==> flow/design.v <==
`timescale 1ns / 1ps
module judge(
	input [63:0]num,
	output [15:0] judge
    );
assign judge[0] = (num[3:0]==4'b0000)?1'b0:1'b1;	
assign judge[1] = (num[7:4]==4'b0000)?1'b0:1'b1;
assign judge[2] = (num[11:8]==4'b0000)?1'b0:1'b1;
assign judge[3] = (num[15:12]==4'b0000)?1'b0:1'b1;
assign judge[4] = (num[19:16]==4'b0000)?1'b0:1'b1;
assign judge[5] = (num[23:20]==4'b0000)?1'b0:1'b1;
assign judge[6] = (num[27:24]==4'b0000)?1'b0:1'b1;
assign judge[7] = (num[31:28]==4'b0000)?1'b0:1'b1;
assign judge[8] = (num[35:32]==4'b0000)?1'b0:1'b1;
assign judge[9] = (num[39:36]==4'b0000)?1'b0:1'b1;
assign judge[10] = (num[43:40]==4'b0000)?1'b0:1'b1;
assign judge[11] = (num[47:44]==4'b0000)?1'b0:1'b1;
assign judge[12] = (num[51:48]==4'b0000)?1'b0:1'b1;
assign judge[13] = (num[55:52]==4'b0000)?1'b0:1'b1;
assign judge[14] = (num[59:56]==4'b0000)?1'b0:1'b1;
assign judge[15] = (num[63:60]==4'b0000)?1'b0:1'b1;
endmodule
`timescale 1ns / 1ps
module GameModeEazy(
input wire clk,
input wire rst,
input wire load,
input wire [63:0] load_board,
input wire [3:0]btn,
input wire [3:0]mode,
output wire [63:0] num,
output wire [15:0] judge
    );
reg [63:0] num_reg; 
reg [63:0] num_reg_last;
reg [3:0]position_reg;
reg [1:0]count;
assign num = num_reg;
judge m0(.num(num),.judge(judge));
always @ (posedge clk)
if (rst) begin
	num_reg = 64'b0001000000000000000000000000000000000000000000000000000000010000;
	count = 2'b00;
end
else if (load) begin
	num_reg = load_board;
end
else if (mode==4'b0011) begin
	if (count==2'b11) count=2'b00; else count=count+1'b1;
	num_reg_last=num_reg;
		if (btn[0]==1)
		begin		
			if (num_reg[3:0]==4'b0000)
				begin
					num_reg[3:0]=num_reg[19:16];
					num_reg[19:16]=4'b0000;
				end
			if (num_reg[7:4]==4'b0000)
				begin
					num_reg[7:4]=num_reg[23:20];
					num_reg[23:20]=4'b0000;
				end	
			if (num_reg[11:8]==4'b0000)
				begin
					num_reg[11:8]=num_reg[27:24];
					num_reg[27:24]=4'b0000;
				end	
			if (num_reg[15:12]==4'b0000)
				begin
					num_reg[15:12]=num_reg[31:28];
					num_reg[31:28]=4'b0000;
				end	
			if (num_reg[19:16]==4'b0000)
				begin
					num_reg[19:16]=num_reg[35:32];
					num_reg[35:32]=4'b0000;
				end
			if (num_reg[23:20]==4'b0000)
				begin
					num_reg[23:20]=num_reg[39:36];
					num_reg[39:36]=4'b0000;
				end	
			if (num_reg[27:24]==4'b0000)
				begin
					num_reg[27:24]=num_reg[43:40];
					num_reg[43:40]=4'b0000;
				end	
			if (num_reg[31:28]==4'b0000)
				begin
					num_reg[31:28]=num_reg[47:44];
					num_reg[47:44]=4'b0000;
				end	
			if (num_reg[3:0]==4'b0000)
				begin
					num_reg[3:0]=num_reg[19:16];
					num_reg[19:16]=4'b0000;
				end
			if (num_reg[7:4]==4'b0000)
				begin
					num_reg[7:4]=num_reg[23:20];
					num_reg[23:20]=4'b0000;
				end	
			if (num_reg[11:8]==4'b0000)
				begin
					num_reg[11:8]=num_reg[27:24];
					num_reg[27:24]=4'b0000;
				end	
			if (num_reg[15:12]==4'b0000)
				begin
					num_reg[15:12]=num_reg[31:28];
					num_reg[31:28]=4'b0000;
				end	
			if (num_reg[35:32]==4'b0000)
				begin
					num_reg[35:32]=num_reg[51:48];
					num_reg[51:48]=4'b0000;
				end
			if (num_reg[39:36]==4'b0000)
				begin
					num_reg[39:36]=num_reg[55:52];
					num_reg[55:52]=4'b0000;
				end	
			if (num_reg[43:40]==4'b0000)
				begin
					num_reg[43:40]=num_reg[59:56];
					num_reg[59:56]=4'b0000;
				end	
			if (num_reg[47:44]==4'b0000)
				begin
					num_reg[47:44]=num_reg[63:60];
					num_reg[63:60]=4'b0000;
				end		
			if (num_reg[19:16]==4'b0000)
				begin
					num_reg[19:16]=num_reg[35:32];
					num_reg[35:32]=4'b0000;
				end
			if (num_reg[23:20]==4'b0000)
				begin
					num_reg[23:20]=num_reg[39:36];
					num_reg[39:36]=4'b0000;
				end	
			if (num_reg[27:24]==4'b0000)
				begin
					num_reg[27:24]=num_reg[43:40];
					num_reg[43:40]=4'b0000;
				end	
			if (num_reg[31:28]==4'b0000)
				begin
					num_reg[31:28]=num_reg[47:44];
					num_reg[47:44]=4'b0000;
				end	
			if (num_reg[3:0]==4'b0000)
				begin
					num_reg[3:0]=num_reg[19:16];
					num_reg[19:16]=4'b0000;
				end
			if (num_reg[7:4]==4'b0000)
				begin
					num_reg[7:4]=num_reg[23:20];
					num_reg[23:20]=4'b0000;
				end	
			if (num_reg[11:8]==4'b0000)
				begin
					num_reg[11:8]=num_reg[27:24];
					num_reg[27:24]=4'b0000;
				end	
			if (num_reg[15:12]==4'b0000)
				begin
					num_reg[15:12]=num_reg[31:28];
					num_reg[31:28]=4'b0000;
				end	
			if (num_reg[3:0]==num_reg[19:16] && num_reg[3:0]!=4'b0000)
				begin
					num_reg[3:0]=num_reg[3:0]+1'b1;
					num_reg[19:16]=4'b0000;
				end
			if (num_reg[7:4]==num_reg[23:20] && num_reg[7:4]!=4'b0000)
				begin
					num_reg[7:4]=num_reg[7:4]+1'b1;
					num_reg[23:20]=4'b0000;
				end	
			if (num_reg[11:8]==num_reg[27:24] && num_reg[11:8]!=4'b0000)
				begin
					num_reg[11:8]=num_reg[11:8]+1'b1;
					num_reg[27:24]=4'b0000;
				end	
			if (num_reg[15:12]==num_reg[31:28] && num_reg[15:12]!=4'b0000)
				begin
					num_reg[15:12]=num_reg[15:12]+1'b1;
					num_reg[31:28]=4'b0000;
				end	
			if (num_reg[35:32]==num_reg[19:16] && num_reg[35:32]!=4'b0000)
				begin
					num_reg[19:16]=num_reg[19:16]+1'b1;
					num_reg[35:32]=4'b0000;
				end
			if (num_reg[23:20]==num_reg[39:36] && num_reg[23:20]!=4'b000)
				begin
					num_reg[23:20]=num_reg[23:20]+1'b1;
					num_reg[39:36]=4'b0000;
				end	
			if (num_reg[43:40]==num_reg[27:24] && num_reg[43:40]!=4'b0000)
				begin
					num_reg[27:24]=num_reg[27:24]+1'b1;
					num_reg[43:40]=4'b0000;
				end	
			if (num_reg[47:44]==num_reg[31:28] && num_reg[47:44]!=4'b0000)
				begin
					num_reg[31:28]=num_reg[31:28]+1'b1;
					num_reg[47:44]=4'b0000;
				end	
			if (num_reg[35:32]==num_reg[51:48] && num_reg[35:32]!=4'b0000)
				begin
					num_reg[35:32]=num_reg[35:32]+1'b1;
					num_reg[51:48]=4'b0000;
				end
			if (num_reg[55:52]==num_reg[39:36] && num_reg[55:52]!=4'b0000) 
				begin
					num_reg[39:36]=num_reg[39:36]+1'b1;
					num_reg[55:52]=4'b0000;
				end	
			if (num_reg[43:40]==num_reg[59:56] && num_reg[43:40]!=4'b0000)
				begin
					num_reg[43:40]=num_reg[43:40]+1'b1;
					num_reg[59:56]=4'b0000;
				end	
			if (num_reg[47:44]==num_reg[63:60] && num_reg[47:44]!=4'b0000)
				begin
					num_reg[47:44]=num_reg[47:44]+1'b1;
					num_reg[63:60]=4'b0000;
				end		
			if (num_reg[3:0]==4'b0000)
				begin
					num_reg[3:0]=num_reg[19:16];
					num_reg[19:16]=4'b0000;
				end
			if (num_reg[7:4]==4'b0000)
				begin
					num_reg[7:4]=num_reg[23:20];
					num_reg[23:20]=4'b0000;
				end	
			if (num_reg[11:8]==4'b0000)
				begin
					num_reg[11:8]=num_reg[27:24];
					num_reg[27:24]=4'b0000;
				end	
			if (num_reg[15:12]==4'b0000)
				begin
					num_reg[15:12]=num_reg[31:28];
					num_reg[31:28]=4'b0000;
				end	
			if (num_reg[19:16]==4'b0000)
				begin
					num_reg[19:16]=num_reg[35:32];
					num_reg[35:32]=4'b0000;
				end
			if (num_reg[23:20]==4'b0000)
				begin
					num_reg[23:20]=num_reg[39:36];
					num_reg[39:36]=4'b0000;
				end	
			if (num_reg[27:24]==4'b0000)
				begin
					num_reg[27:24]=num_reg[43:40];
					num_reg[43:40]=4'b0000;
				end	
			if (num_reg[31:28]==4'b0000)
				begin
					num_reg[31:28]=num_reg[47:44];
					num_reg[47:44]=4'b0000;
				end	
			if (num_reg[3:0]==4'b0000)
				begin
					num_reg[3:0]=num_reg[19:16];
					num_reg[19:16]=4'b0000;
				end
			if (num_reg[7:4]==4'b0000)
				begin
					num_reg[7:4]=num_reg[23:20];
					num_reg[23:20]=4'b0000;
				end	
			if (num_reg[11:8]==4'b0000)
				begin
					num_reg[11:8]=num_reg[27:24];
					num_reg[27:24]=4'b0000;
				end	
			if (num_reg[15:12]==4'b0000)
				begin
					num_reg[15:12]=num_reg[31:28];
					num_reg[31:28]=4'b0000;
				end	
			if (num_reg[35:32]==4'b0000)
				begin
					num_reg[35:32]=num_reg[51:48];
					num_reg[51:48]=4'b0000;
				end
			if (num_reg[39:36]==4'b0000)
				begin
					num_reg[39:36]=num_reg[55:52];
					num_reg[55:52]=4'b0000;
				end	
			if (num_reg[43:40]==4'b0000)
				begin
					num_reg[43:40]=num_reg[59:56];
					num_reg[59:56]=4'b0000;
				end	
			if (num_reg[47:44]==4'b0000)
				begin
					num_reg[47:44]=num_reg[63:60];
					num_reg[63:60]=4'b0000;
				end		
			if (num_reg[19:16]==4'b0000)
				begin
					num_reg[19:16]=num_reg[35:32];
					num_reg[35:32]=4'b0000;
				end
			if (num_reg[23:20]==4'b0000)
				begin
					num_reg[23:20]=num_reg[39:36];
					num_reg[39:36]=4'b0000;
				end	
			if (num_reg[27:24]==4'b0000)
				begin
					num_reg[27:24]=num_reg[43:40];
					num_reg[43:40]=4'b0000;
				end	
			if (num_reg[31:28]==4'b0000)
				begin
					num_reg[31:28]=num_reg[47:44];
					num_reg[47:44]=4'b0000;
				end	
			if (num_reg[3:0]==4'b0000)
				begin
					num_reg[3:0]=num_reg[19:16];
					num_reg[19:16]=4'b0000;
				end
			if (num_reg[7:4]==4'b0000)
				begin
					num_reg[7:4]=num_reg[23:20];
					num_reg[23:20]=4'b0000;
				end	
			if (num_reg[11:8]==4'b0000)
				begin
					num_reg[11:8]=num_reg[27:24];
					num_reg[27:24]=4'b0000;
				end	
			if (num_reg[15:12]==4'b0000)
				begin
					num_reg[15:12]=num_reg[31:28];
					num_reg[31:28]=4'b0000;
				end	
			end		
	else if (btn[1]==1)
		begin	
			if (num_reg[51:48]==4'b0000)
				begin
					num_reg[51:48]=num_reg[35:32];
					num_reg[35:32]=4'b0000;
				end
			if (num_reg[55:52]==4'b0000)
				begin
					num_reg[55:52]=num_reg[39:36];
					num_reg[39:36]=4'b0000;
				end	
			if (num_reg[59:56]==4'b0000)
				begin
					num_reg[59:56]=num_reg[43:40];
					num_reg[43:40]=4'b0000;
				end	
			if (num_reg[63:60]==4'b0000)
				begin
					num_reg[63:60]=num_reg[47:44];
					num_reg[47:44]=4'b0000;
				end	
			if (num_reg[35:32]==4'b0000)
				begin
					num_reg[35:32]=num_reg[19:16];
					num_reg[19:16]=4'b0000;
				end
			if (num_reg[39:36]==4'b0000)
				begin
					num_reg[39:36]=num_reg[23:20];
					num_reg[23:20]=4'b0000;
				end	
			if (num_reg[43:40]==4'b0000)
				begin
					num_reg[43:40]=num_reg[27:24];
					num_reg[27:24]=4'b0000;
				end	
			if (num_reg[47:44]==4'b0000)
				begin
					num_reg[47:44]=num_reg[31:28];
					num_reg[31:28]=4'b0000;
				end	
			if (num_reg[51:48]==4'b0000)
				begin
					num_reg[51:48]=num_reg[35:32];
					num_reg[35:32]=4'b0000;
				end
			if (num_reg[55:52]==4'b0000)
				begin
					num_reg[55:52]=num_reg[39:36];
					num_reg[39:36]=4'b0000;
				end	
			if (num_reg[59:56]==4'b0000)
				begin
					num_reg[59:56]=num_reg[43:40];
					num_reg[43:40]=4'b0000;
				end	
			if (num_reg[63:60]==4'b0000)
				begin
					num_reg[63:60]=num_reg[47:44];
					num_reg[47:44]=4'b0000;
				end	
			if (num_reg[19:16]==4'b0000)
				begin
					num_reg[19:16]=num_reg[3:0];
					num_reg[3:0]=4'b0000;
				end
			if (num_reg[23:20]==4'b0000)
				begin
					num_reg[23:20]=num_reg[7:4];
					num_reg[7:4]=4'b0000;
				end	
			if (num_reg[27:24]==4'b0000)
				begin
					num_reg[27:24]=num_reg[11:8];
					num_reg[11:8]=4'b0000;
				end	
			if (num_reg[31:28]==4'b0000)
				begin
					num_reg[31:28]=num_reg[15:12];
					num_reg[15:12]=4'b0000;
				end		
			if (num_reg[35:32]==4'b0000)
				begin
					num_reg[35:32]=num_reg[19:16];
					num_reg[19:16]=4'b0000;
				end
			if (num_reg[39:36]==4'b0000)
				begin
					num_reg[39:36]=num_reg[23:20];
					num_reg[23:20]=4'b0000;
				end	
			if (num_reg[43:40]==4'b0000)
				begin
					num_reg[43:40]=num_reg[27:24];
					num_reg[27:24]=4'b0000;
				end	
			if (num_reg[47:44]==4'b0000)
				begin
					num_reg[47:44]=num_reg[31:28];
					num_reg[31:28]=4'b0000;
				end	
			if (num_reg[51:48]==4'b0000)
				begin
					num_reg[51:48]=num_reg[35:32];
					num_reg[35:32]=4'b0000;
				end
			if (num_reg[55:52]==4'b0000)
				begin
					num_reg[55:52]=num_reg[39:36];
					num_reg[39:36]=4'b0000;
				end	
			if (num_reg[59:56]==4'b0000)
				begin
					num_reg[59:56]=num_reg[43:40];
					num_reg[43:40]=4'b0000;
				end	
			if (num_reg[63:60]==4'b0000)
				begin
					num_reg[63:60]=num_reg[47:44];
					num_reg[47:44]=4'b0000;
				end	
			if (num_reg[51:48]==num_reg[35:32] && num_reg[51:48]!=4'b0000)
				begin
					num_reg[51:48]=num_reg[51:48]+1'b1;
					num_reg[35:32]=4'b0000;
				end
			if (num_reg[55:52]==num_reg[39:36] && num_reg[55:52]!=4'b0000)
				begin
					num_reg[55:52]=num_reg[55:52]+1'b1;
					num_reg[39:36]=4'b0000;
				end	
			if (num_reg[59:56]==num_reg[43:40] && num_reg[59:56]!=4'b0000)
				begin
					num_reg[59:56]=num_reg[59:56]+1'b1;
					num_reg[43:40]=4'b0000;
				end	
			if (num_reg[63:60]==num_reg[47:44] && num_reg[63:60]!=4'b0000)
				begin
					num_reg[63:60]=num_reg[63:60]+1'b1;
					num_reg[47:44]=4'b0000;
				end	
			if (num_reg[35:32]==num_reg[19:16] && num_reg[35:32]!=4'b0000)
				begin
					num_reg[35:32]=num_reg[35:32]+1'b1;
					num_reg[19:16]=4'b0000;
				end
			if (num_reg[39:36]==num_reg[23:20] && num_reg[39:36]!=4'b0000)
				begin
					num_reg[39:36]=num_reg[39:36]+1'b1;
					num_reg[23:20]=4'b0000;
				end	
			if (num_reg[43:40]==num_reg[27:24] && num_reg[43:40]!=4'b0000)
				begin
					num_reg[43:40]=num_reg[43:40]+1'b1;
					num_reg[27:24]=4'b0000;
				end	
			if (num_reg[47:44]==num_reg[31:28] && num_reg[47:44]!=4'b0000)
				begin
					num_reg[47:44]=num_reg[47:44]+1'b1;
					num_reg[31:28]=4'b0000;
				end	
			if (num_reg[19:16]==num_reg[3:0] && num_reg[19:16]!=4'b0000)
				begin
					num_reg[19:16]=num_reg[19:16]+1'b1;
					num_reg[3:0]=4'b0000;
				end
			if (num_reg[23:20]==num_reg[7:4] && num_reg[23:20]!=4'b0000)
				begin
					num_reg[23:20]=num_reg[23:20]+1'b1;
					num_reg[7:4]=4'b0000;
				end	
			if (num_reg[27:24]==num_reg[11:8] && num_reg[27:24]!=4'b0000)
				begin
					num_reg[27:24]=num_reg[27:24]+1'b1;
					num_reg[11:8]=4'b0000;
				end	
			if (num_reg[31:28]==num_reg[15:12] && num_reg[31:28]!=4'b0000)
				begin
					num_reg[31:28]=num_reg[31:28]+1'b1;
					num_reg[15:12]=4'b0000;
				end		
			if (num_reg[51:48]==4'b0000)
				begin
					num_reg[51:48]=num_reg[35:32];
					num_reg[35:32]=4'b0000;
				end
			if (num_reg[55:52]==4'b0000)
				begin
					num_reg[55:52]=num_reg[39:36];
					num_reg[39:36]=4'b0000;
				end	
			if (num_reg[59:56]==4'b0000)
				begin
					num_reg[59:56]=num_reg[43:40];
					num_reg[43:40]=4'b0000;
				end	
			if (num_reg[63:60]==4'b0000)
				begin
					num_reg[63:60]=num_reg[47:44];
					num_reg[47:44]=4'b0000;
				end	
			if (num_reg[35:32]==4'b0000)
				begin
					num_reg[35:32]=num_reg[19:16];
					num_reg[19:16]=4'b0000;
				end
			if (num_reg[39:36]==4'b0000)
				begin
					num_reg[39:36]=num_reg[23:20];
					num_reg[23:20]=4'b0000;
				end	
			if (num_reg[43:40]==4'b0000)
				begin
					num_reg[43:40]=num_reg[27:24];
					num_reg[27:24]=4'b0000;
				end	
			if (num_reg[47:44]==4'b0000)
				begin
					num_reg[47:44]=num_reg[31:28];
					num_reg[31:28]=4'b0000;
				end	
			if (num_reg[51:48]==4'b0000)
				begin
					num_reg[51:48]=num_reg[35:32];
					num_reg[35:32]=4'b0000;
				end
			if (num_reg[55:52]==4'b0000)
				begin
					num_reg[55:52]=num_reg[39:36];
					num_reg[39:36]=4'b0000;
				end	
			if (num_reg[59:56]==4'b0000)
				begin
					num_reg[59:56]=num_reg[43:40];
					num_reg[43:40]=4'b0000;
				end	
			if (num_reg[63:60]==4'b0000)
				begin
					num_reg[63:60]=num_reg[47:44];
					num_reg[47:44]=4'b0000;
				end	
			if (num_reg[19:16]==4'b0000)
				begin
					num_reg[19:16]=num_reg[3:0];
					num_reg[3:0]=4'b0000;
				end
			if (num_reg[23:20]==4'b0000)
				begin
					num_reg[23:20]=num_reg[7:4];
					num_reg[7:4]=4'b0000;
				end	
			if (num_reg[27:24]==4'b0000)
				begin
					num_reg[27:24]=num_reg[11:8];
					num_reg[11:8]=4'b0000;
				end	
			if (num_reg[31:28]==4'b0000)
				begin
					num_reg[31:28]=num_reg[15:12];
					num_reg[15:12]=4'b0000;
				end		
			if (num_reg[35:32]==4'b0000)
				begin
					num_reg[35:32]=num_reg[19:16];
					num_reg[19:16]=4'b0000;
				end
			if (num_reg[39:36]==4'b0000)
				begin
					num_reg[39:36]=num_reg[23:20];
					num_reg[23:20]=4'b0000;
				end	
			if (num_reg[43:40]==4'b0000)
				begin
					num_reg[43:40]=num_reg[27:24];
					num_reg[27:24]=4'b0000;
				end	
			if (num_reg[47:44]==4'b0000)
				begin
					num_reg[47:44]=num_reg[31:28];
					num_reg[31:28]=4'b0000;
				end	
			if (num_reg[51:48]==4'b0000)
				begin
					num_reg[51:48]=num_reg[35:32];
					num_reg[35:32]=4'b0000;
				end
			if (num_reg[55:52]==4'b0000)
				begin
					num_reg[55:52]=num_reg[39:36];
					num_reg[39:36]=4'b0000;
				end	
			if (num_reg[59:56]==4'b0000)
				begin
					num_reg[59:56]=num_reg[43:40];
					num_reg[43:40]=4'b0000;
				end	
			if (num_reg[63:60]==4'b0000)
				begin
					num_reg[63:60]=num_reg[47:44];
					num_reg[47:44]=4'b0000;
				end	
			end	
	else if(btn[2]==1)
	begin
			if (num_reg[3:0]==4'b0000)
				begin
					num_reg[3:0]=num_reg[7:4];
					num_reg[7:4]=4'b0000;
				end
			if (num_reg[19:16]==4'b0000)
				begin
					num_reg[19:16]=num_reg[23:20];
					num_reg[23:20]=4'b0000;
				end	
			if (num_reg[35:32]==4'b0000)
				begin
					num_reg[35:32]=num_reg[39:36];
					num_reg[39:36]=4'b0000;
				end	
			if (num_reg[51:48]==4'b0000)
				begin
					num_reg[51:48]=num_reg[55:52];
					num_reg[55:52]=4'b0000;
				end	
			if (num_reg[7:4]==4'b0000)
				begin
					num_reg[7:4]=num_reg[11:8];
					num_reg[11:8]=4'b0000;
				end
			if (num_reg[23:20]==4'b0000)
				begin
					num_reg[23:20]=num_reg[27:24];
					num_reg[27:24]=4'b0000;
				end	
			if (num_reg[39:36]==4'b0000)
				begin
					num_reg[39:36]=num_reg[43:40];
					num_reg[43:40]=4'b0000;
				end	
			if (num_reg[55:52]==4'b0000)
				begin
					num_reg[55:52]=num_reg[59:56];
					num_reg[59:56]=4'b0000;
				end	
			if (num_reg[3:0]==4'b0000)
				begin
					num_reg[3:0]=num_reg[7:4];
					num_reg[7:4]=4'b0000;
				end
			if (num_reg[19:16]==4'b0000)
				begin
					num_reg[19:16]=num_reg[23:20];
					num_reg[23:20]=4'b0000;
				end	
			if (num_reg[35:32]==4'b0000)
				begin
					num_reg[35:32]=num_reg[39:36];
					num_reg[39:36]=4'b0000;
				end	
			if (num_reg[51:48]==4'b0000)
				begin
					num_reg[51:48]=num_reg[55:52];
					num_reg[55:52]=4'b0000;
				end	
			if (num_reg[11:8]==4'b0000)
				begin
					num_reg[11:8]=num_reg[15:12];
					num_reg[15:12]=4'b0000;
				end
			if (num_reg[27:24]==4'b0000)
				begin
					num_reg[27:24]=num_reg[31:28];
					num_reg[31:28]=4'b0000;
				end	
			if (num_reg[43:40]==4'b0000)
				begin
					num_reg[43:40]=num_reg[47:44];
					num_reg[47:44]=4'b0000;
				end	
			if (num_reg[59:56]==4'b0000)
				begin
					num_reg[59:56]=num_reg[63:60];
					num_reg[63:60]=4'b0000;
				end		
			if (num_reg[7:4]==4'b0000)
				begin
					num_reg[7:4]=num_reg[11:8];
					num_reg[11:8]=4'b0000;
				end
			if (num_reg[23:20]==4'b0000)
				begin
					num_reg[23:20]=num_reg[27:24];
					num_reg[27:24]=4'b0000;
				end	
			if (num_reg[39:36]==4'b0000)
				begin
					num_reg[39:36]=num_reg[43:40];
					num_reg[43:40]=4'b0000;
				end	
			if (num_reg[55:52]==4'b0000)
				begin
					num_reg[55:52]=num_reg[59:56];
					num_reg[59:56]=4'b0000;
				end	
			if (num_reg[3:0]==4'b0000)
				begin
					num_reg[3:0]=num_reg[7:4];
					num_reg[7:4]=4'b0000;
				end
			if (num_reg[19:16]==4'b0000)
				begin
					num_reg[19:16]=num_reg[23:20];
					num_reg[23:20]=4'b0000;
				end	
			if (num_reg[35:32]==4'b0000)
				begin
					num_reg[35:32]=num_reg[39:36];
					num_reg[39:36]=4'b0000;
				end	
			if (num_reg[51:48]==4'b0000)
				begin
					num_reg[51:48]=num_reg[55:52];
					num_reg[55:52]=4'b0000;
				end	
			if (num_reg[3:0]==num_reg[7:4] && num_reg[3:0]!=4'b0000)
				begin
					num_reg[3:0]=num_reg[3:0]+1'b1;
					num_reg[7:4]=4'b0000;
				end
			if (num_reg[19:16]==num_reg[23:20] && num_reg[19:16]!=4'b0000)
				begin
					num_reg[19:16]=num_reg[19:16]+1'b1;
					num_reg[23:20]=4'b0000;
				end	
			if (num_reg[35:32]==num_reg[39:36] && num_reg[35:32]!=4'b0000)
				begin
					num_reg[35:32]=num_reg[35:32]+1'b1;
					num_reg[39:36]=4'b0000;
				end	
			if (num_reg[51:48]==num_reg[55:52] && num_reg[51:48]!=4'b0000)
				begin
					num_reg[51:48]=num_reg[51:48]+1'b1;
					num_reg[55:52]=4'b0000;
				end	
			if (num_reg[7:4]==num_reg[11:8] && num_reg[7:4]!=4'b0000)
				begin
					num_reg[7:4]=num_reg[7:4]+1'b1;
					num_reg[11:8]=4'b0000;
				end
			if (num_reg[23:20]==num_reg[27:24] && num_reg[23:20]!=4'b0000)
				begin
					num_reg[23:20]=num_reg[23:20]+1'b1;
					num_reg[27:24]=4'b0000;
				end	
			if (num_reg[39:36]==num_reg[43:40] && num_reg[39:36]!=4'b0000)
				begin
					num_reg[39:36]=num_reg[39:36]+1'b1;
					num_reg[43:40]=4'b0000;
				end	
			if (num_reg[55:52]==num_reg[59:56] && num_reg[55:52]!=4'b0000)
				begin
					num_reg[55:52]=num_reg[55:52]+1'b1;
					num_reg[59:56]=4'b0000;
				end	
			if (num_reg[11:8]==num_reg[15:12] && num_reg[11:8]!=4'b0000)
				begin
					num_reg[11:8]=num_reg[11:8]+1'b1;
					num_reg[15:12]=4'b0000;
				end
			if (num_reg[27:24]==num_reg[31:28] && num_reg[27:24]!=4'b0000)
				begin
					num_reg[27:24]=num_reg[27:24]+1'b1;
					num_reg[31:28]=4'b0000;
				end	
			if (num_reg[43:40]==num_reg[47:44] && num_reg[43:40]!=4'b0000)
				begin
					num_reg[43:40]=num_reg[43:40]+1'b1;
					num_reg[47:44]=4'b0000;
				end	
			if (num_reg[59:56]==num_reg[63:60] && num_reg[59:56]!=4'b0000)
				begin
					num_reg[59:56]=num_reg[59:56]+1'b1;
					num_reg[63:60]=4'b0000;
				end		
			if (num_reg[3:0]==4'b0000)
				begin
					num_reg[3:0]=num_reg[7:4];
					num_reg[7:4]=4'b0000;
				end
			if (num_reg[19:16]==4'b0000)
				begin
					num_reg[19:16]=num_reg[23:20];
					num_reg[23:20]=4'b0000;
				end	
			if (num_reg[35:32]==4'b0000)
				begin
					num_reg[35:32]=num_reg[39:36];
					num_reg[39:36]=4'b0000;
				end	
			if (num_reg[51:48]==4'b0000)
				begin
					num_reg[51:48]=num_reg[55:52];
					num_reg[55:52]=4'b0000;
				end	
			if (num_reg[7:4]==4'b0000)
				begin
					num_reg[7:4]=num_reg[11:8];
					num_reg[11:8]=4'b0000;
				end
			if (num_reg[23:20]==4'b0000)
				begin
					num_reg[23:20]=num_reg[27:24];
					num_reg[27:24]=4'b0000;
				end	
			if (num_reg[39:36]==4'b0000)
				begin
					num_reg[39:36]=num_reg[43:40];
					num_reg[43:40]=4'b0000;
				end	
			if (num_reg[55:52]==4'b0000)
				begin
					num_reg[55:52]=num_reg[59:56];
					num_reg[59:56]=4'b0000;
				end	
			if (num_reg[3:0]==4'b0000)
				begin
					num_reg[3:0]=num_reg[7:4];
					num_reg[7:4]=4'b0000;
				end
			if (num_reg[19:16]==4'b0000)
				begin
					num_reg[19:16]=num_reg[23:20];
					num_reg[23:20]=4'b0000;
				end	
			if (num_reg[35:32]==4'b0000)
				begin
					num_reg[35:32]=num_reg[39:36];
					num_reg[39:36]=4'b0000;
				end	
			if (num_reg[51:48]==4'b0000)
				begin
					num_reg[51:48]=num_reg[55:52];
					num_reg[55:52]=4'b0000;
				end	
			if (num_reg[11:8]==4'b0000)
				begin
					num_reg[11:8]=num_reg[15:12];
					num_reg[15:12]=4'b0000;
				end
			if (num_reg[27:24]==4'b0000)
				begin
					num_reg[27:24]=num_reg[31:28];
					num_reg[31:28]=4'b0000;
				end	
			if (num_reg[43:40]==4'b0000)
				begin
					num_reg[43:40]=num_reg[47:44];
					num_reg[47:44]=4'b0000;
				end	
			if (num_reg[59:56]==4'b0000)
				begin
					num_reg[59:56]=num_reg[63:60];
					num_reg[63:60]=4'b0000;
				end		
			if (num_reg[7:4]==4'b0000)
				begin
					num_reg[7:4]=num_reg[11:8];
					num_reg[11:8]=4'b0000;
				end
			if (num_reg[23:20]==4'b0000)
				begin
					num_reg[23:20]=num_reg[27:24];
					num_reg[27:24]=4'b0000;
				end	
			if (num_reg[39:36]==4'b0000)
				begin
					num_reg[39:36]=num_reg[43:40];
					num_reg[43:40]=4'b0000;
				end	
			if (num_reg[55:52]==4'b0000)
				begin
					num_reg[55:52]=num_reg[59:56];
					num_reg[59:56]=4'b0000;
				end	
			if (num_reg[3:0]==4'b0000)
				begin
					num_reg[3:0]=num_reg[7:4];
					num_reg[7:4]=4'b0000;
				end
			if (num_reg[19:16]==4'b0000)
				begin
					num_reg[19:16]=num_reg[23:20];
					num_reg[23:20]=4'b0000;
				end	
			if (num_reg[35:32]==4'b0000)
				begin
					num_reg[35:32]=num_reg[39:36];
					num_reg[39:36]=4'b0000;
				end	
			if (num_reg[51:48]==4'b0000)
				begin
					num_reg[51:48]=num_reg[55:52];
					num_reg[55:52]=4'b0000;
				end	
		end	
	else if(btn[3]==1)
	begin		
			if (num_reg[15:12]==4'b0000)
				begin
					num_reg[15:12]=num_reg[11:8];
					num_reg[11:8]=4'b0000;
				end
			if (num_reg[31:28]==4'b0000)
				begin
					num_reg[31:28]=num_reg[27:24];
					num_reg[27:24]=4'b0000;
				end	
			if (num_reg[47:44]==4'b0000)
				begin
					num_reg[47:44]=num_reg[43:40];
					num_reg[43:40]=4'b0000;
				end	
			if (num_reg[63:60]==4'b0000)
				begin
					num_reg[63:60]=num_reg[59:56];
					num_reg[59:56]=4'b0000;
				end	
			if (num_reg[11:8]==4'b0000)
				begin
					num_reg[11:8]=num_reg[7:4];
					num_reg[7:4]=4'b0000;
				end
			if (num_reg[27:24]==4'b0000)
				begin
					num_reg[27:24]=num_reg[23:20];
					num_reg[23:20]=4'b0000;
				end	
			if (num_reg[43:40]==4'b0000)
				begin
					num_reg[43:40]=num_reg[39:36];
					num_reg[39:36]=4'b0000;
				end	
			if (num_reg[59:56]==4'b0000)
				begin
					num_reg[59:56]=num_reg[55:52];
					num_reg[55:52]=4'b0000;
				end	
			if (num_reg[15:12]==4'b0000)
				begin
					num_reg[15:12]=num_reg[11:8];
					num_reg[11:8]=4'b0000;
				end
			if (num_reg[31:28]==4'b0000)
				begin
					num_reg[31:28]=num_reg[27:24];
					num_reg[27:24]=4'b0000;
				end	
			if (num_reg[47:44]==4'b0000)
				begin
					num_reg[47:44]=num_reg[43:40];
					num_reg[43:40]=4'b0000;
				end	
			if (num_reg[63:60]==4'b0000)
				begin
					num_reg[63:60]=num_reg[59:56];
					num_reg[59:56]=4'b0000;
				end	
			if (num_reg[7:4]==4'b0000)
				begin
					num_reg[7:4]=num_reg[3:0];
					num_reg[3:0]=4'b0000;
				end
			if (num_reg[23:20]==4'b0000)
				begin
					num_reg[23:20]=num_reg[19:16];
					num_reg[19:16]=4'b0000;
				end	
			if (num_reg[39:36]==4'b0000)
				begin
					num_reg[39:36]=num_reg[35:32];
					num_reg[35:32]=4'b0000;
				end	
			if (num_reg[55:52]==4'b0000)
				begin
					num_reg[55:52]=num_reg[51:48];
					num_reg[51:48]=4'b0000;
				end		
			if (num_reg[11:8]==4'b0000)
				begin
					num_reg[11:8]=num_reg[7:4];
					num_reg[7:4]=4'b0000;
				end
			if (num_reg[27:24]==4'b0000)
				begin
					num_reg[27:24]=num_reg[23:20];
					num_reg[23:20]=4'b0000;
				end	
			if (num_reg[43:40]==4'b0000)
				begin
					num_reg[43:40]=num_reg[39:36];
					num_reg[39:36]=4'b0000;
				end	
			if (num_reg[59:56]==4'b0000)
				begin
					num_reg[59:56]=num_reg[55:52];
					num_reg[55:52]=4'b0000;
				end	
			if (num_reg[15:12]==4'b0000)
				begin
					num_reg[15:12]=num_reg[11:8];
					num_reg[11:8]=4'b0000;
				end
			if (num_reg[31:28]==4'b0000)
				begin
					num_reg[31:28]=num_reg[27:24];
					num_reg[27:24]=4'b0000;
				end	
			if (num_reg[47:44]==4'b0000)
				begin
					num_reg[47:44]=num_reg[43:40];
					num_reg[43:40]=4'b0000;
				end	
			if (num_reg[63:60]==4'b0000)
				begin
					num_reg[63:60]=num_reg[59:56];
					num_reg[59:56]=4'b0000;
				end	
			if (num_reg[15:12]==num_reg[11:8] && num_reg[15:12]!=4'b0000)
				begin
					num_reg[15:12]=num_reg[15:12]+1'b1;
					num_reg[11:8]=4'b0000;
				end
			if (num_reg[31:28]==num_reg[27:24] && num_reg[31:28]!=4'b0000)
				begin
					num_reg[31:28]=num_reg[31:28]+1'b1;
					num_reg[27:24]=4'b0000;
				end	
			if (num_reg[47:44]==num_reg[43:40] && num_reg[47:44]!=4'b0000)
				begin
					num_reg[47:44]=num_reg[47:44]+1'b1;
					num_reg[43:40]=4'b0000;
				end	
			if (num_reg[63:60]==num_reg[59:56] && num_reg[63:60]!=4'b0000)
				begin
					num_reg[63:60]=num_reg[63:60]+1'b1;
					num_reg[59:56]=4'b0000;
				end	
			if (num_reg[11:8]==num_reg[7:4] && num_reg[11:8]!=4'b0000)
				begin
					num_reg[11:8]=num_reg[11:8]+1'b1;
					num_reg[7:4]=4'b0000;
				end
			if (num_reg[27:24]==num_reg[23:20] && num_reg[27:24]!=4'b0000)
				begin
					num_reg[27:24]=num_reg[27:24]+1'b1;
					num_reg[23:20]=4'b0000;
				end	
			if (num_reg[43:40]==num_reg[39:36] && num_reg[43:40]!=4'b0000)
				begin
					num_reg[43:40]=num_reg[43:40]+1'b1;
					num_reg[39:36]=4'b0000;
				end	
			if (num_reg[59:56]==num_reg[55:52] && num_reg[59:56]!=4'b0000)
				begin
					num_reg[59:56]=num_reg[59:56]+1'b1;
					num_reg[55:52]=4'b0000;
				end	
			if (num_reg[7:4]==num_reg[3:0] && num_reg[7:4]!=4'b0000)
				begin
					num_reg[7:4]=num_reg[7:4]+1'b1;
					num_reg[3:0]=4'b0000;
				end
			if (num_reg[23:20]==num_reg[19:16] && num_reg[23:20]!=4'b0000)
				begin
					num_reg[23:20]=num_reg[23:20]+1'b1;
					num_reg[19:16]=4'b0000;
				end	
			if (num_reg[39:36]==num_reg[35:32] && num_reg[39:36]!=4'b0000)
				begin
					num_reg[39:36]=num_reg[39:36]+1'b1;
					num_reg[35:32]=4'b0000;
				end	
			if (num_reg[55:52]==num_reg[51:48] && num_reg[55:52]!=4'b0000)
				begin
					num_reg[55:52]=num_reg[55:52]+1'b1;
					num_reg[51:48]=4'b0000;
				end		
			if (num_reg[15:12]==4'b0000)
				begin
					num_reg[15:12]=num_reg[11:8];
					num_reg[11:8]=4'b0000;
				end
			if (num_reg[31:28]==4'b0000)
				begin
					num_reg[31:28]=num_reg[27:24];
					num_reg[27:24]=4'b0000;
				end	
			if (num_reg[47:44]==4'b0000)
				begin
					num_reg[47:44]=num_reg[43:40];
					num_reg[43:40]=4'b0000;
				end	
			if (num_reg[63:60]==4'b0000)
				begin
					num_reg[63:60]=num_reg[59:56];
					num_reg[59:56]=4'b0000;
				end	
			if (num_reg[11:8]==4'b0000)
				begin
					num_reg[11:8]=num_reg[7:4];
					num_reg[7:4]=4'b0000;
				end
			if (num_reg[27:24]==4'b0000)
				begin
					num_reg[27:24]=num_reg[23:20];
					num_reg[23:20]=4'b0000;
				end	
			if (num_reg[43:40]==4'b0000)
				begin
					num_reg[43:40]=num_reg[39:36];
					num_reg[39:36]=4'b0000;
				end	
			if (num_reg[59:56]==4'b0000)
				begin
					num_reg[59:56]=num_reg[55:52];
					num_reg[55:52]=4'b0000;
				end	
			if (num_reg[15:12]==4'b0000)
				begin
					num_reg[15:12]=num_reg[11:8];
					num_reg[11:8]=4'b0000;
				end
			if (num_reg[31:28]==4'b0000)
				begin
					num_reg[31:28]=num_reg[27:24];
					num_reg[27:24]=4'b0000;
				end	
			if (num_reg[47:44]==4'b0000)
				begin
					num_reg[47:44]=num_reg[43:40];
					num_reg[43:40]=4'b0000;
				end	
			if (num_reg[63:60]==4'b0000)
				begin
					num_reg[63:60]=num_reg[59:56];
					num_reg[59:56]=4'b0000;
				end	
			if (num_reg[7:4]==4'b0000)
				begin
					num_reg[7:4]=num_reg[3:0];
					num_reg[3:0]=4'b0000;
				end
			if (num_reg[23:20]==4'b0000)
				begin
					num_reg[23:20]=num_reg[19:16];
					num_reg[19:16]=4'b0000;
				end	
			if (num_reg[39:36]==4'b0000)
				begin
					num_reg[39:36]=num_reg[35:32];
					num_reg[35:32]=4'b0000;
				end	
			if (num_reg[55:52]==4'b0000)
				begin
					num_reg[55:52]=num_reg[51:48];
					num_reg[51:48]=4'b0000;
				end		
			if (num_reg[11:8]==4'b0000)
				begin
					num_reg[11:8]=num_reg[7:4];
					num_reg[7:4]=4'b0000;
				end
			if (num_reg[27:24]==4'b0000)
				begin
					num_reg[27:24]=num_reg[23:20];
					num_reg[23:20]=4'b0000;
				end	
			if (num_reg[43:40]==4'b0000)
				begin
					num_reg[43:40]=num_reg[39:36];
					num_reg[39:36]=4'b0000;
				end	
			if (num_reg[59:56]==4'b0000)
				begin
					num_reg[59:56]=num_reg[55:52];
					num_reg[55:52]=4'b0000;
				end	
			if (num_reg[15:12]==4'b0000)
				begin
					num_reg[15:12]=num_reg[11:8];
					num_reg[11:8]=4'b0000;
				end
			if (num_reg[31:28]==4'b0000)
				begin
					num_reg[31:28]=num_reg[27:24];
					num_reg[27:24]=4'b0000;
				end	
			if (num_reg[47:44]==4'b0000)
				begin
					num_reg[47:44]=num_reg[43:40];
					num_reg[43:40]=4'b0000;
				end	
			if (num_reg[63:60]==4'b0000)
				begin
					num_reg[63:60]=num_reg[59:56];
					num_reg[59:56]=4'b0000;
				end	
		end	
		if (num_reg !=num_reg_last) begin
		if (count==2'b00) position_reg=4'b0000;
		if (count==2'b01) position_reg=4'b0101;
		if (count==2'b10) position_reg=4'b1010;
		if (count==2'b11) position_reg=4'b1111;
		if (num_reg[4*position_reg+3]!=0 || num_reg[4*position_reg+2]!=0 || num_reg[4*position_reg+1]!=0 ||num_reg[4*position_reg]!=0) position_reg=(position_reg==4'b1111)?4'b0000:position_reg+1'b1;
		if (num_reg[4*position_reg+3]!=0 || num_reg[4*position_reg+2]!=0 || num_reg[4*position_reg+1]!=0 ||num_reg[4*position_reg]!=0) position_reg=(position_reg==4'b1111)?4'b0000:position_reg+1'b1;
		if (num_reg[4*position_reg+3]!=0 || num_reg[4*position_reg+2]!=0 || num_reg[4*position_reg+1]!=0 ||num_reg[4*position_reg]!=0) position_reg=(position_reg==4'b1111)?4'b0000:position_reg+1'b1;
		if (num_reg[4*position_reg+3]!=0 || num_reg[4*position_reg+2]!=0 || num_reg[4*position_reg+1]!=0 ||num_reg[4*position_reg]!=0) position_reg=(position_reg==4'b1111)?4'b0000:position_reg+1'b1;
		if (num_reg[4*position_reg+3]!=0 || num_reg[4*position_reg+2]!=0 || num_reg[4*position_reg+1]!=0 ||num_reg[4*position_reg]!=0) position_reg=(position_reg==4'b1111)?4'b0000:position_reg+1'b1;
		if (num_reg[4*position_reg+3]!=0 || num_reg[4*position_reg+2]!=0 || num_reg[4*position_reg+1]!=0 ||num_reg[4*position_reg]!=0) position_reg=(position_reg==4'b1111)?4'b0000:position_reg+1'b1;
		if (num_reg[4*position_reg+3]!=0 || num_reg[4*position_reg+2]!=0 || num_reg[4*position_reg+1]!=0 ||num_reg[4*position_reg]!=0) position_reg=(position_reg==4'b1111)?4'b0000:position_reg+1'b1;
		if (num_reg[4*position_reg+3]!=0 || num_reg[4*position_reg+2]!=0 || num_reg[4*position_reg+1]!=0 ||num_reg[4*position_reg]!=0) position_reg=(position_reg==4'b1111)?4'b0000:position_reg+1'b1;
		if (num_reg[4*position_reg+3]!=0 || num_reg[4*position_reg+2]!=0 || num_reg[4*position_reg+1]!=0 ||num_reg[4*position_reg]!=0) position_reg=(position_reg==4'b1111)?4'b0000:position_reg+1'b1;
		if (num_reg[4*position_reg+3]!=0 || num_reg[4*position_reg+2]!=0 || num_reg[4*position_reg+1]!=0 ||num_reg[4*position_reg]!=0) position_reg=(position_reg==4'b1111)?4'b0000:position_reg+1'b1;
		if (num_reg[4*position_reg+3]!=0 || num_reg[4*position_reg+2]!=0 || num_reg[4*position_reg+1]!=0 ||num_reg[4*position_reg]!=0) position_reg=(position_reg==4'b1111)?4'b0000:position_reg+1'b1;
		if (num_reg[4*position_reg+3]!=0 || num_reg[4*position_reg+2]!=0 || num_reg[4*position_reg+1]!=0 ||num_reg[4*position_reg]!=0) position_reg=(position_reg==4'b1111)?4'b0000:position_reg+1'b1;
		if (num_reg[4*position_reg+3]!=0 || num_reg[4*position_reg+2]!=0 || num_reg[4*position_reg+1]!=0 ||num_reg[4*position_reg]!=0) position_reg=(position_reg==4'b1111)?4'b0000:position_reg+1'b1;
		if (num_reg[4*position_reg+3]!=0 || num_reg[4*position_reg+2]!=0 || num_reg[4*position_reg+1]!=0 ||num_reg[4*position_reg]!=0) position_reg=(position_reg==4'b1111)?4'b0000:position_reg+1'b1;
		if (num_reg[4*position_reg+3]!=0 || num_reg[4*position_reg+2]!=0 || num_reg[4*position_reg+1]!=0 ||num_reg[4*position_reg]!=0) position_reg=(position_reg==4'b1111)?4'b0000:position_reg+1'b1;
		if (num_reg[4*position_reg+3]!=0 || num_reg[4*position_reg+2]!=0 || num_reg[4*position_reg+1]!=0 ||num_reg[4*position_reg]!=0) position_reg=(position_reg==4'b1111)?4'b0000:position_reg+1'b1;
		if (num_reg[3:0]>4'b0111 || num_reg[7:4]>4'b0111 || num_reg[11:8]>4'b0111 || num_reg[15:12]>4'b0111 || 
			 num_reg[19:16]>4'b0111 || num_reg[23:20]>4'b0111 || num_reg[27:24]>4'b0111 || num_reg[31:28]>4'b0111 ||
			 num_reg[35:32]>4'b0111 || num_reg[39:36]>4'b0111 || num_reg[43:40]>4'b0111 || num_reg[47:44]>4'b0111 ||
			 num_reg[51:48]>4'b0111 || num_reg[55:52]>4'b0111 || num_reg[59:56]>4'b0111 || num_reg[63:60]>4'b0111)
		num_reg[4*position_reg +: 4]=4'b0010;
		else
		num_reg[4*position_reg +: 4]=4'b0001;
	end	
end	
endmodule
======== Reports on GameModeEazy ========
Module GameModeEazy before and after one edit of its RTL, step after step.
Lines under "original" count in the file above, lines under "edited" in the edited file.
"change": "edited" minus "original" as printed here. "rel. change": 100 x difference / "original".
Operators carry their Yosys type and port widths (W data, S select, Z words).
Library cell names are shortened.
The mark - stands for no value.
design
  top module .............................. GameModeEazy
  clock input ............................. clk
  library ................................. sky130hd
  corner .................................. tt_025C_1v80

======== Edit of the RTL ========
Unified diff, file above to edited file.
The edited RTL no longer does the same as the RTL above: the edit was made by script, with no optimisation intended.
begin of diff
@@ -37,5 +37,8 @@
 reg [1:0]count;
 assign num = num_reg;
-judge m0(.num(num),.judge(judge));
+wire [15:0] judge_0, judge_1;
+judge m0(.num(num),.judge(judge_0));
+judge m0_b (.num(~num), .judge(judge_1));
+assign judge = judge_0 ^ judge_1;
 always @ (posedge clk)
 if (rst) begin
end of diff

======== After elaboration ========
Counts by Yosys on the flattened word-level netlist (proc, flatten, opt, wreduce; memories kept). Register bits leave out memories and registers merged into their read ports (data or address). Print and check cells are left out. Cells with the same type and inputs are merged into one.
storage and ports
  element                original  edited  change  rel. change (%)
  bits in registers      70        70      0       0.00
  output and inout bits  80        80      0       0.00
  elaborated cells       2,891     2,925   +34     +1.18
operators by class
  element                     original  edited  change  rel. change (%)
  $add $sub $neg              114       114     0       0.00
  $lt $le $gt $ge             16        16      0       0.00
  eq/ne operators             70        70      0       0.00
  shift-type cells            67        67      0       0.00
  multiplexer cells           2,260     2,276   +16     +0.71
  bitwise gates (word level)  6         8       +2      +33.33
  reduce/logical cells        355       371     +16     +4.51
operator list
  operator               original  edited  change  rel. change (%)
  $logic_not A4 Y1       192       208     +16     +8.33
  $mux W1                16        32      +16     +100.00
  $not A64 Y64           1         2       +1      +100.00
  $xor A16 B16 Y16       0         1       +1      -
  $mux W4                2,228     2,228   0       0.00
  $add A4 B1 Y4 const B  64        64      0       0.00
  $logic_or A1 B1 Y1     63        63      0       0.00
  $eq A4 B4 Y1           48        48      0       0.00
  $logic_and A1 B1 Y1    48        48      0       0.00
  $reduce_bool A4 Y1     48        48      0       0.00
  $shiftx A64 B8 Y1      48        48      0       0.00
  $add A6 B2 Y7 const B  32        32      0       0.00
  $add A6 B1 Y7 const B  16        16      0       0.00
  $eq A4 B4 Y1 const B   16        16      0       0.00
  $gt A4 B3 Y1 const B   16        16      0       0.00
  $shiftx A64 B7 Y1      16        16      0       0.00
  $mux W8                8         8       0       0.00
  $mux W2                4         4       0       0.00
  $mux W64               4         4       0       0.00
  $eq A2 B2 Y1 const B   3         3       0       0.00
  $not A1 Y1             2         2       0       0.00
  $or A64 B64 Y64        2         2       0       0.00
  $add A2 B1 Y2 const B  1         1       0       0.00
  $and A64 B64 Y64       1         1       0       0.00
  $eq A2 B1 Y1 const B   1         1       0       0.00
  $eq A4 B2 Y1 const B   1         1       0       0.00
  $logic_not A2 Y1       1         1       0       0.00
  $ne A64 B64 Y1         1         1       0       0.00
The list need not be complete.

======== Logic depth ========
Depth = most cells in a row (Yosys ltp): at word level without a register or memory, in the mapped netlist without a sequential cell, where the memories' decode and read muxes count.
logic depth
  element                        original  edited  change  rel. change (%)
  depth in word-level cells      245       245     0       0.00
  ABC_AREA                       0         0       -       -
  gate-level depth with buffers  133       145     +12     +9.02
  depth with buffers taken out   119       123     +4      +3.36

======== Netlist ========
The flow's flattened synthesis, as Yosys stat reports it; memories are mapped. The netlist is that of the ABC_AREA named above (0 if unset); the other value can give another one.
synthesis totals
  element                           original  edited    change  rel. change (%)
  mapped cells                      6,829     7,071     +242    +3.54
  chip area (Yosys) (sq um)         44,996.9  45,730.1  +733.2  +1.63
  area of sequential cells (sq um)  1,411.4   1,411.4   0.0     0.00
  flip-flops                        69        69        0       0.00
  buffers                           463       498       +35     +7.56
cell types
  cell type  original  edited  change  rel. change (%)
  nand2_1    592       691     +99     +16.72
  a21oi_1    620       530     -90     -14.52
  o21ai_0    368       439     +71     +19.29
  clkbuf_1   288       355     +67     +23.26
  nor4_1     61        104     +43     +70.49
  nand4_1    93        125     +32     +34.41
  mux4_2     51        26      -25     -49.02
  and3_1     80        103     +23     +28.75
  or4_1      26        49      +23     +88.46
  mux2i_1    164       142     -22     -13.41
  o21ai_1    99        78      -21     -21.21
  o2111ai_1  27        45      +18     +66.67
  a221oi_1   81        65      -16     -19.75
  o21a_1     68        84      +16     +23.53
  buf_4      24        8       -16     -66.67
  a21boi_1   31        16      -15     -48.39
  buf_2      94        80      -14     -14.89
  o22a_1     11        24      +13     +118.18
The list need not be complete.
The figures by module come from a second, unflattened synthesis with its own total; it is not the netlist above.
unflattened totals
  element                                  original  edited    change    rel. change (%)
  cell total of the unflattened synthesis  7,373     7,013     -360      -4.88
  area (unflattened synthesis) (sq um)     47,649.4  45,723.9  -1,925.5  -4.04
Rows give one instance, submodules left out.
by module, original
  module        times used  cells  area (sq um)
  GameModeEazy  1           7,357  47,529.3
  judge         1           16     120.1
by module, edited
  module        times used  cells  area (sq um)
  GameModeEazy  1           6,981  45,483.6
  judge         2           16     120.1

======== Worst setup path after synthesis ========
OpenSTA on the mapped netlist: ideal clock, no wires. The path of least setup slack (recovery checks aside). Input and output delay are each 20% of the period. Register names are those of the netlist, which keeps one name where synthesis merged equal registers.
path after synthesis
  element                              original              edited                change  rel. change (%)
  path type                            register to register  register to register  -       -
  start point                          reg num_reg[2]        reg num_reg[17]       -       -
  end point                            reg num_reg[1]        reg num_reg[0]        -       -
  clock period (ns)                    28.0                  28.0                  0.0     0.00
  launch time at the first pin (ns)    0.000                 0.000                 0.000   -
  data arrival time (ns)               27.735                28.467                +0.732  +2.64
  data required time (ns)              27.872                27.930                +0.058  +0.21
  slack (ns)                           0.138                 -0.537                -0.675  -
  path delay (ns)                      27.863                28.537                +0.674  +2.42
  stages on the path                   119                   118                   -1      -0.84
  path buffers                         22                    20                    -2      -9.09
  period reached after synthesis (ns)  27.862                28.537                +0.675  +2.42
"path delay" is the arrival time less input delay plus setup time.
"stages on the path": output pins that drive a net of the path, with the launching flip-flop's if there is one; two outputs of one cell count as two.
"period reached after synthesis" is the clock period less the worst setup slack; recovery checks do not enter. This is arithmetic on one report: input and output delays are still those of the set period (20% each).
A register here has more assigning lines than the two given.
Lines with a computed index may be missing from the assigning lines.
between the ends, after synthesis, original
  path through ............................ dfxtp_1 -> buf_2 -> nor4_4 -> inv_2 -> buf_2 -> buf_2 -> buf_2 -> buf_6 -> clkbuf_1 -> a221oi_1 -> a21oi_1 -> ha_1 -> or4_1 -> o211ai_1 -> and3_1 -> buf_2 -> or2_1 -> clkbuf_1 -> [83 not listed] -> xnor2_1 -> inv_1 -> ha_1 -> a22oi_1 -> a211oi_1 -> nand3_1 -> o22ai_1 -> nor4_1 -> or4_1 -> a21oi_1 -> ha_1 -> or2_2 -> inv_1 -> nand4b_1 -> a2111oi_1 -> mux2_2 -> a221oi_1 -> nor2_1
ends and longest elaborated chain, after synthesis, original
  element          line  text
  start, declared  34    reg [63:0] num_reg;
  start, assigned  46    num_reg = load_board;
  start, assigned  55    num_reg[3:0]=num_reg[19:16];
  end, assigned    46
  end, assigned    55
  end, declared    34
original: Chain of elaborated cells between the ends: none given.
Some nets on the timed path still bear RTL names; the line given drives or declares the net.
nets with RTL names, path after synthesis, original
  signal    line  text
  judge[0]  6     assign judge[0] = (num[3:0]==4'b0000)?1'b0:1'b1;
between the ends, after synthesis, edited
  path through ............................ dfxtp_1 -> buf_2 -> nor4_1 -> clkbuf_1 -> clkbuf_1 -> nand4_1 -> o211ai_1 -> inv_1 -> ha_1 -> inv_1 -> o221ai_1 -> mux2_2 -> a211oi_1 -> nand3_1 -> buf_2 -> nand2_1 -> nor2_1 -> inv_1 -> [82 not listed] -> o221ai_2 -> buf_6 -> xnor2_1 -> inv_1 -> ha_1 -> and2_1 -> a221oi_1 -> nand2_1 -> o221a_2 -> or4_4 -> a21oi_1 -> ha_1 -> or2_2 -> clkbuf_1 -> nor4b_1 -> a21oi_1 -> a221o_1 -> a21oi_1
ends and longest elaborated chain, after synthesis, edited
  element          line  text
  start, declared  34    reg [63:0] num_reg;
  start, assigned  49    num_reg = load_board;
  start, assigned  78    num_reg[19:16]=num_reg[35:32];
  end, assigned    49
  end, assigned    58    num_reg[3:0]=num_reg[19:16];
  end, declared    34
edited: Chain of elaborated cells between the ends: none given.

======== Timing after layout ========
Path of least setup slack in the final report of each run of pair 1 (OpenROAD, finished layout, wires in). Where an end is a register, its clock arrival counts in the times.
path post-layout
  element                            original              edited             change  rel. change (%)
  path type                          register to register  input to register  -       -
  start point                        reg num_reg[21]       in btn[0]          -       -
  end point                          reg num_reg[44]       reg num_reg[48]    -       -
  clock period (ns)                  28.0                  28.0               0.0     0.00
  launch time at the first pin (ns)  0.42                  5.60               +5.18   +1,233.33
  data arrival time (ns)             27.26                 27.56              +0.30   +1.10
  data required time (ns)            28.31                 28.22              -0.09   -0.32
  slack (ns)                         1.04                  0.66               -0.38   -
  stages on the path                 116                   87                 -29     -25.00
  path buffers                       20                    11                 -9      -45.00
A register here has more assigning lines than the two given.
Lines with a computed index may be missing from the assigning lines.
between the ends, post-layout, original
  path through ............................ dfxtp_1 -> nor4_4 -> buf_6 -> xnor2_1 -> a22o_2 -> o41ai_4 -> a21oi_2 -> ha_1 -> o211ai_1 -> a31o_2 -> a21oi_4 -> nand2_1 -> ha_1 -> a2111oi_1 -> a22oi_1 -> o22ai_1 -> o221a_2 -> nand2_1 -> [80 not listed] -> o22ai_1 -> mux4_2 -> xnor2_4 -> buf_4 -> mux2i_1 -> o22ai_1 -> or4_1 -> a21oi_1 -> buf_4 -> nor2_1 -> ha_1 -> or2_2 -> a21o_1 -> nor4_2 -> buf_4 -> mux2i_1 -> a221oi_1 -> nor2_1
ends and longest elaborated chain, post-layout, original
  element          line  text
  start, declared  34    reg [63:0] num_reg;
  start, assigned  46    num_reg = load_board;
  start, assigned  80    num_reg[23:20]=num_reg[39:36];
  end, assigned    46
  end, assigned    130   num_reg[47:44]=num_reg[63:60];
  end, declared    34
original: Chain of elaborated cells between the ends: none given.
between the ends, post-layout, edited
  path through ............................ clkbuf_4 -> inv_2 -> nand2_1 -> buf_4 -> nor2_1 -> a21oi_1 -> o21ai_2 -> a221oi_4 -> o31ai_1 -> nor4b_4 -> o31ai_1 -> nor4_2 -> buf_4 -> a32oi_2 -> a22oi_4 -> xnor2_1 -> inv_2 -> ha_1 -> [51 not listed] -> o221ai_2 -> buf_4 -> nor2_1 -> a221o_1 -> o311a_4 -> nor4_1 -> buf_4 -> o21ai_0 -> nand4_1 -> o221a_2 -> or4_4 -> a21oi_2 -> ha_1 -> or2_2 -> clkinvlp_4 -> nand3_1 -> a32oi_1 -> a2111oi_2
ends and longest elaborated chain, post-layout, edited
  element          line  text
  start, declared  29    input wire [3:0]btn,
  end, assigned    49    num_reg = load_board;
  end, assigned    361   num_reg[51:48]=num_reg[35:32];
  end, declared    34    reg [63:0] num_reg;
edited: Chain of elaborated cells between the ends: none given.

======== Flow runs ========
Runs of the flow (Yosys, OpenROAD) on both versions; the two runs of a pair have the same settings. The constraints put input and output delay at 20% of the set period each and load the outputs with 0.01 pF.
settings, pair 1
  CORE_UTILIZATION ........................ 30
  GPL_ROUTABILITY_DRIVEN .................. 1
  period_ns ............................... 28.0
  CAP_MARGIN .............................. 20
  CORE_MARGIN ............................. 2
  SLEW_MARGIN ............................. 20
final reports, pair 1
  element                                    original   edited     change    rel. change (%)
  chip area after synthesis (Yosys) (sq um)  44,996.9   45,730.1   +733.2    +1.63
  total die area (sq um)                     153,104.0  155,571.0  +2,467.0  +1.61
  standard-cell area after routing (sq um)   53,441.3   53,861.7   +420.4    +0.79
  smallest setup slack (ns)                  1.045      0.661      -0.384    -
  total negative slack on setup checks (ns)  0.000      0.000      0.000     -
  lowest hold slack (ns)                     0.571      0.579      +0.008    -
settings, pair 2
  CELL_PAD_IN_SITES_DETAIL_PLACEMENT ...... 0
  CORE_UTILIZATION ........................ 34
  GPL_ROUTABILITY_DRIVEN .................. 1
  MAX_ROUTING_LAYER ....................... met5
  PLACE_DENSITY ........................... 0.67
  SETUP_SLACK_MARGIN ...................... 5.0
  SLEW_MARGIN ............................. 15
  period_ns ............................... 48.1
  CAP_MARGIN .............................. 20
  CORE_MARGIN ............................. 2
final reports, pair 2
  element                                    original   edited     change    rel. change (%)
  chip area after synthesis (Yosys) (sq um)  44,996.9   45,730.1   +733.2    +1.63
  total die area (sq um)                     135,269.0  137,448.0  +2,179.0  +1.61
  standard-cell area after routing (sq um)   48,823.1   49,570.0   +746.9    +1.53
  smallest setup slack (ns)                  11.863     10.072     -1.791    -
  total negative slack on setup checks (ns)  0.000      0.000      0.000     -
  lowest hold slack (ns)                     0.562      0.564      +0.002    -
